==> flow/design.v <==
module ANDarray (regDst, ALUSrc, memToReg, regWrite, memRead, memWrite, branch, ALUOp1, ALUOp2, op);
	input[5:0] op;
	output regDst, ALUSrc, memToReg, regWrite, memRead, memWrite, branch, ALUOp1, ALUOp2;
	wire Rformat, lw, sw, beq;
	assign Rformat = (~op[0]) & (~op[1]) & (~op[2]) & (~op[3]) & (~op[4]) & (~op[5]), lw = (op[0]) & (op[1]) & (~op[2]) & (~op[3]) & (~op[4]) & (op[5]), sw = (op[0]) & (op[1]) & (~op[2]) & (op[3]) & (~op[4]) & (op[5]), beq = (~op[0]) & (~op[1]) & (op[2]) & (~op[3]) & (~op[4]) & (~op[5]);
	assign regDst = Rformat;
	assign ALUSrc = lw | sw;
	assign memToReg =  lw;
	assign regWrite = Rformat | lw;
	assign memRead = lw;
	assign memWrite = sw;
	assign branch = beq;
	assign ALUOp1 = Rformat;
	assign ALUOp2 = beq;
endmodule
module ALUControl(operation, ALUOp, ff);
	input[1:0] ALUOp;
	input [5:0] ff;
	output [2:0] operation;
	wire w0, w1, w2, w3;
	assign w0 = ff[0] | ff[3];
	assign operation[0] = ALUOp[1] & w0;
	assign w1 = ~ff[2];
	assign w2 = ~ALUOp[1];
	assign operation[1] = w2 | w1;
	assign w3 = ff[1] & ALUOp[1];
	assign operation[2] = w3 | ALUOp[0];
endmodule
module ALU32Bit(zero, carryOut, result, a, b, op);
	input [31:0] a, b;
	input [2:0] op;
	output reg [31:0] result;
	output zero, carryOut;
	reg carryOut;
	assign zero = (result == 0) ? 1 : 0;
	always @(a or b or op)
	begin
		carryOut = 1'b0;
		case(op)
			0: result = a & b;
			1: result = a | b;
			2: {carryOut, result[31:0]} = a + b;
			6: {carryOut, result[31:0]} = a - b;
			7: result = a < b ? 1 : 0;
			default: result = 0;
		endcase
	end
endmodule
module ALUUnit(clock, ALUOp, funct, a, b, result, zero, carryOut);
	input clock;
	input [1:0] ALUOp;
	input [5:0] funct;
	input [31:0] a, b;
	output reg [31:0] result;
	output reg zero, carryOut;
	reg [1:0] aluOpQ;
	reg [5:0] functQ;
	reg [31:0] aQ, bQ;
	wire [2:0] operation;
	wire [31:0] aluResult;
	wire aluZero, aluCarry;
	ALUControl ctl(operation, aluOpQ, functQ);
	ALU32Bit alu(aluZero, aluCarry, aluResult, aQ, bQ, operation);
	always @(posedge clock)
	begin
		aluOpQ <= ALUOp;
		functQ <= funct;
		aQ <= a;
		bQ <= b;
		result <= aluResult;
		zero <= aluZero;
		if (operation == 3'd2 || operation == 3'd6)
			carryOut <= aluCarry;
	end
endmodule
# From RTL to reports: ALUUnit
# What the tools print for ALUUnit, step after step.
# Line numbers count from 1 in the design file above.
# Operators: Yosys type, input widths -> output width; for muxes data width and select width s.
# Library cell names are shortened.
# The mark n/a stands for no value.
dict set report inputs {
  top {ALUUnit}
  clock_port {clock}
  lib {sky130hd}
  corner {tt_025C_1v80}
}

# Word-level counts
# Counts by Yosys on the flattened word-level netlist (proc, flatten, opt, wreduce; memories kept). Register bits leave out memories and registers merged into their read ports (data or address); mux counts leave out enables and synchronous resets folded into registers. Print and check cells are left out. Cells with the same type and inputs are merged into one.
dict set report word_totals {
  regBits 104
  in_bits 73
  output_inout_bits 34
  word_cells 30
}
dict set report op_classes {
  addsub 2
  compare 1
  eq_ne 4
  mux 4
  bitwise 9
  reduce_logical 3
}
# cell count
set op_table {}
lappend op_table {{$pmux 32 s5} 1}
lappend op_table {{$add 32x32->33} 1}
lappend op_table {{$sub 32x32->33} 1}
lappend op_table {{$lt 32x32->1} 1}
lappend op_table {{$and 32x32->32} 1}
lappend op_table {{$or 32x32->32} 1}
lappend op_table {{$logic_not 32->1} 1}
lappend op_table {{$eq 3x3->1 const B} 2}
lappend op_table {{$or 1x1->1} 3}
lappend op_table {{$eq 3x1->1 const B} 1}
lappend op_table {{$eq 3x2->1 const B} 1}
lappend op_table {{$logic_not 3->1} 1}
lappend op_table {{$and 1x1->1} 2}
lappend op_table {{$not 1->1} 2}
lappend op_table {{$pmux 1 s2} 1}
lappend op_table {{$mux 1} 2}
lappend op_table {{$logic_or 1x1->1} 1}

# Depth
# Yosys ltp: most cells in a row. Word level: on the elaborated netlist, between registers, memories and ports. Mapped: between sequential cells and ports; inverters and the memories' decode and read muxes count.
dict set report logic_depth {
  word_depth 6
  ABC_AREA 0
  depth_mapped 15
  mapped_depth_nobuf 14
}

# Mapped cells and area
# The flow's flattened synthesis, as Yosys stat reports it; memories are mapped. The netlist is that of the ABC_AREA named above (0 if unset); the other value can give another one.
# Totals and module areas in this step are rounded.
# cell count type_area_um2
set types {}
lappend types {dfxtp_1 103 2.06E+03}
lappend types {ha_1 100 1251.2}
lappend types {a21oi_1 88 440.422}
lappend types {inv_1 90 337.824}
lappend types {nor2_1 71 266.506}
lappend types {nand2_1 50 187.68}
lappend types {o21ai_0 35 175.168}
lappend types {a21o_1 19 142.637}
lappend types {clkbuf_1 30 112.608}
lappend types {o211ai_1 15 112.608}
lappend types {a221oi_1 12 105.101}
lappend types {o221ai_1 12 105.101}
lappend types {o221a_2 9 101.347}
lappend types {nand3_1 20 100.096}
lappend types {a211oi_1 13 97.594}
lappend types {a211o_1 10 87.584}
lappend types {nor3_1 17 85.082}
lappend types {o21bai_1 11 82.579}
# Not listed: further types 60, cells in them 177.
dict set report synth_totals {
  stdcells 882
  synth_area_um2 7250
  sequential_area_um2 2090
  flip_flops 104
  buf_cells 41
}
# The figures by module come from a second, unflattened synthesis with its own total; it is not the netlist above.
dict set report unflattened {
  hier_cells 828
  area_unflattened_um2 7140
}
# Each row is one instance without its submodules.
# mod instances n_cells mod_area_um2 mod_seq_area_um2
set by_module {}
lappend by_module {ALU32Bit 1 718 4970 0.0}
lappend by_module {ALUUnit 1 107 2150 2130}
lappend by_module {ALUControl 1 3 18.8 0.0}

# Path before layout
# Source: OpenSTA report_checks on the synthesized netlist (no wires, ideal clock, input and output delay 20% of the period each), path of least setup slack; recovery checks are left aside. Register names are those of the netlist, which keeps one name where synthesis merged equal registers.
dict set report synth_path {
  path_kind {reg-to-reg}
  from {register aQ[0]}
  to {register zero}
  clock_period_ns 5.0
  setup_time_ns 0.073
  t_first_pin_ns 0.000
  arrival_time_ns 3.497
  required_ns 4.927
  setup_slack_ns 1.430
  delay_ns 3.570
  path_stages 15
  n_path_buf 0
  period_less_setup_slack_ns 3.57
}
# "delay_ns" = arrival - input delay + setup time.
# "path_stages": output pins that drive a net of the path, with the launching flip-flop's if there is one; two outputs of one cell count as two.
# "period_less_setup_slack_ns" = period - worst setup slack (recovery checks aside). The figure is calculated, with input and output delays left at 20% of the set period.
dict set report synth_between {
  cell_sequence {dfxtp_1 -> inv_1 -> ha_1 -> fa_1 -> or2_1 -> a2111o_1 -> and2_1 -> a221oi_2 -> o21ai_1 -> or4_1 -> or4_1 -> nor4b_2 -> and4b_1 -> nand3_1 -> nor3_2}
  cone_cells 9
  cone_lines 7
  classes_between {add/sub (2); compare (1); mux (3); logic (2); reduce/logical (1)}
}
# item line_no
set synth_rtl {}
lappend synth_rtl {{start: declaration} 58} ;# reg [31:0] aQ, bQ;
lappend synth_rtl {{start: assignment} 68} ;# aQ <= a;
lappend synth_rtl {{end: assignment} 71} ;# zero <= aluZero;
lappend synth_rtl {{end: declaration} 55} ;# output reg zero, carryOut;
# No chain of elaborated cells between the ends is given.
# Some nets on the timed path still bear RTL names; the line given drives or declares the net.
# signal line_no
set synth_nets {}
lappend synth_nets {alu.result[6] 39} ;# case(op)

# Worst path after layout
# From the final timing report of flow run 2: the path of least setup slack in the routed layout; clock arrival at registers is part of the times.
dict set report layout_path {
  path_kind {reg-to-reg}
  from {register bQ[0]}
  to {register zero}
  clock_period_ns 4.36
  setup_time_ns 0.06
  t_first_pin_ns 0.41
  arrival_time_ns 4.60
  required_ns 4.70
  setup_slack_ns 0.11
  path_stages 15
  n_path_buf 0
}
dict set report layout_between {
  cell_sequence {dfxtp_1 -> ha_1 -> inv_1 -> fa_1 -> nor2b_1 -> o211ai_1 -> a211o_1 -> a211o_1 -> and3_1 -> o32a_1 -> or4b_1 -> nor4b_4 -> and4b_1 -> nand3_1 -> nor3_2}
  cone_cells 9
  cone_lines 7
  classes_between {add/sub (2); compare (1); mux (3); logic (2); reduce/logical (1)}
}
# item line_no
set layout_rtl {}
lappend layout_rtl {{start: declaration} 58} ;# reg [31:0] aQ, bQ;
lappend layout_rtl {{start: assignment} 69} ;# bQ <= b;
lappend layout_rtl {{end: assignment} 71} ;# zero <= aluZero;
lappend layout_rtl {{end: declaration} 55} ;# output reg zero, carryOut;
# No chain of elaborated cells between the ends is given.
# Some nets on the timed path still bear RTL names; the line given drives or declares the net.
# signal line_no
set layout_nets {}
lappend layout_nets {alu.result[14] 39} ;# case(op)

# Flow measurements of ALUUnit on sky130hd: 5 stored runs with different settings, listed in no order. Input and output delays are each 20% of the period that was set; the output load is 0.01 pF.
# "period_less_ws_ns" = clock period - worst setup slack. The figure is calculated, with input and output delays left at 20% of the set period.
# "worst_path_time_ns": the worst setup path's part of the clock period (all of it between registers, 20% less for each end at a port) less its slack. A launch clock that arrives late makes it longer, a capture clock that arrives late makes it shorter.
# By "power_uw" is meant OpenSTA's value without simulated activity: inputs other than the clock are taken to toggle once in ten clock periods, and the tool carries that through the logic.
# Measured values are rounded.
run="flow run 1" settings CAP_MARGIN=35 CELL_PAD_IN_SITES_DETAIL_PLACEMENT=1 CELL_PAD_IN_SITES_GLOBAL_PLACEMENT=2 CORE_UTILIZATION=51 CTS_CLUSTER_SIZE=95 GPL_ROUTABILITY_DRIVEN=0 GPL_TIMING_DRIVEN=1 MAX_ROUTING_LAYER="met5" PLACE_DENSITY_LB_ADDON=0.05 SLEW_MARGIN=25 period_ns=6.38 CORE_MARGIN=2
run="flow run 1" outcome="unfinished; error FLW-0024 in placement"
run="flow run 2" settings CORE_UTILIZATION=66 period_ns=4.36 CAP_MARGIN=20 CORE_MARGIN=2 SLEW_MARGIN=20
run="flow run 2" results synthArea_um2=7250 die_um2=11800 layout_stdcell_area_um2=8650 utilization_frac=0.801 worstSetupSlack_ns=0.107 total_negative_slack_ns=0.000 timing.hold.ws_ns=0.657 power_uw=2630 period_less_ws_ns=4.253 worst_path_time_ns=4.25 critical_path_type="reg-to-reg"
run="flow run 3" settings CORE_UTILIZATION=40 SETUP_SLACK_MARGIN=0.81 period_ns=4.36 CAP_MARGIN=20 CORE_MARGIN=2 SLEW_MARGIN=20
run="flow run 3" results synthArea_um2=7250 die_um2=19200 layout_stdcell_area_um2=9130 utilization_frac=0.51 worstSetupSlack_ns=0.464 total_negative_slack_ns=0.000 timing.hold.ws_ns=0.643 power_uw=2900 period_less_ws_ns=3.896 worst_path_time_ns=3.90 critical_path_type="reg-to-reg"
run="flow run 4" settings CELL_PAD_IN_SITES_GLOBAL_PLACEMENT=1 GPL_ROUTABILITY_DRIVEN=0 period_ns=5.0 CAP_MARGIN=20 CORE_MARGIN=2 CORE_UTILIZATION=40 SLEW_MARGIN=20
run="flow run 4" results synthArea_um2=7250 die_um2=19200 layout_stdcell_area_um2=8800 utilization_frac=0.491 worstSetupSlack_ns=0.502 total_negative_slack_ns=0.000 timing.hold.ws_ns=0.668 power_uw=2470 period_less_ws_ns=4.498 worst_path_time_ns=4.50 critical_path_type="reg-to-reg"
run="flow run 5" settings ABC_AREA=0 CAP_MARGIN=15 CELL_PAD_IN_SITES_DETAIL_PLACEMENT=1 CELL_PAD_IN_SITES_GLOBAL_PLACEMENT=3 CORE_ASPECT_RATIO=0.6 CORE_MARGIN=7 CORE_UTILIZATION=55 CTS_CLUSTER_DIAMETER=192 GPL_ROUTABILITY_DRIVEN=0 GPL_TIMING_DRIVEN=1 HOLD_SLACK_MARGIN=0.15 MAX_ROUTING_LAYER="met4" MIN_ROUTING_LAYER="met2" PLACE_DENSITY_LB_ADDON=0.13 TNS_END_PERCENT=95 period_ns=6.93 SLEW_MARGIN=20
run="flow run 5" outcome="unfinished; error FLW-0024 in placement"
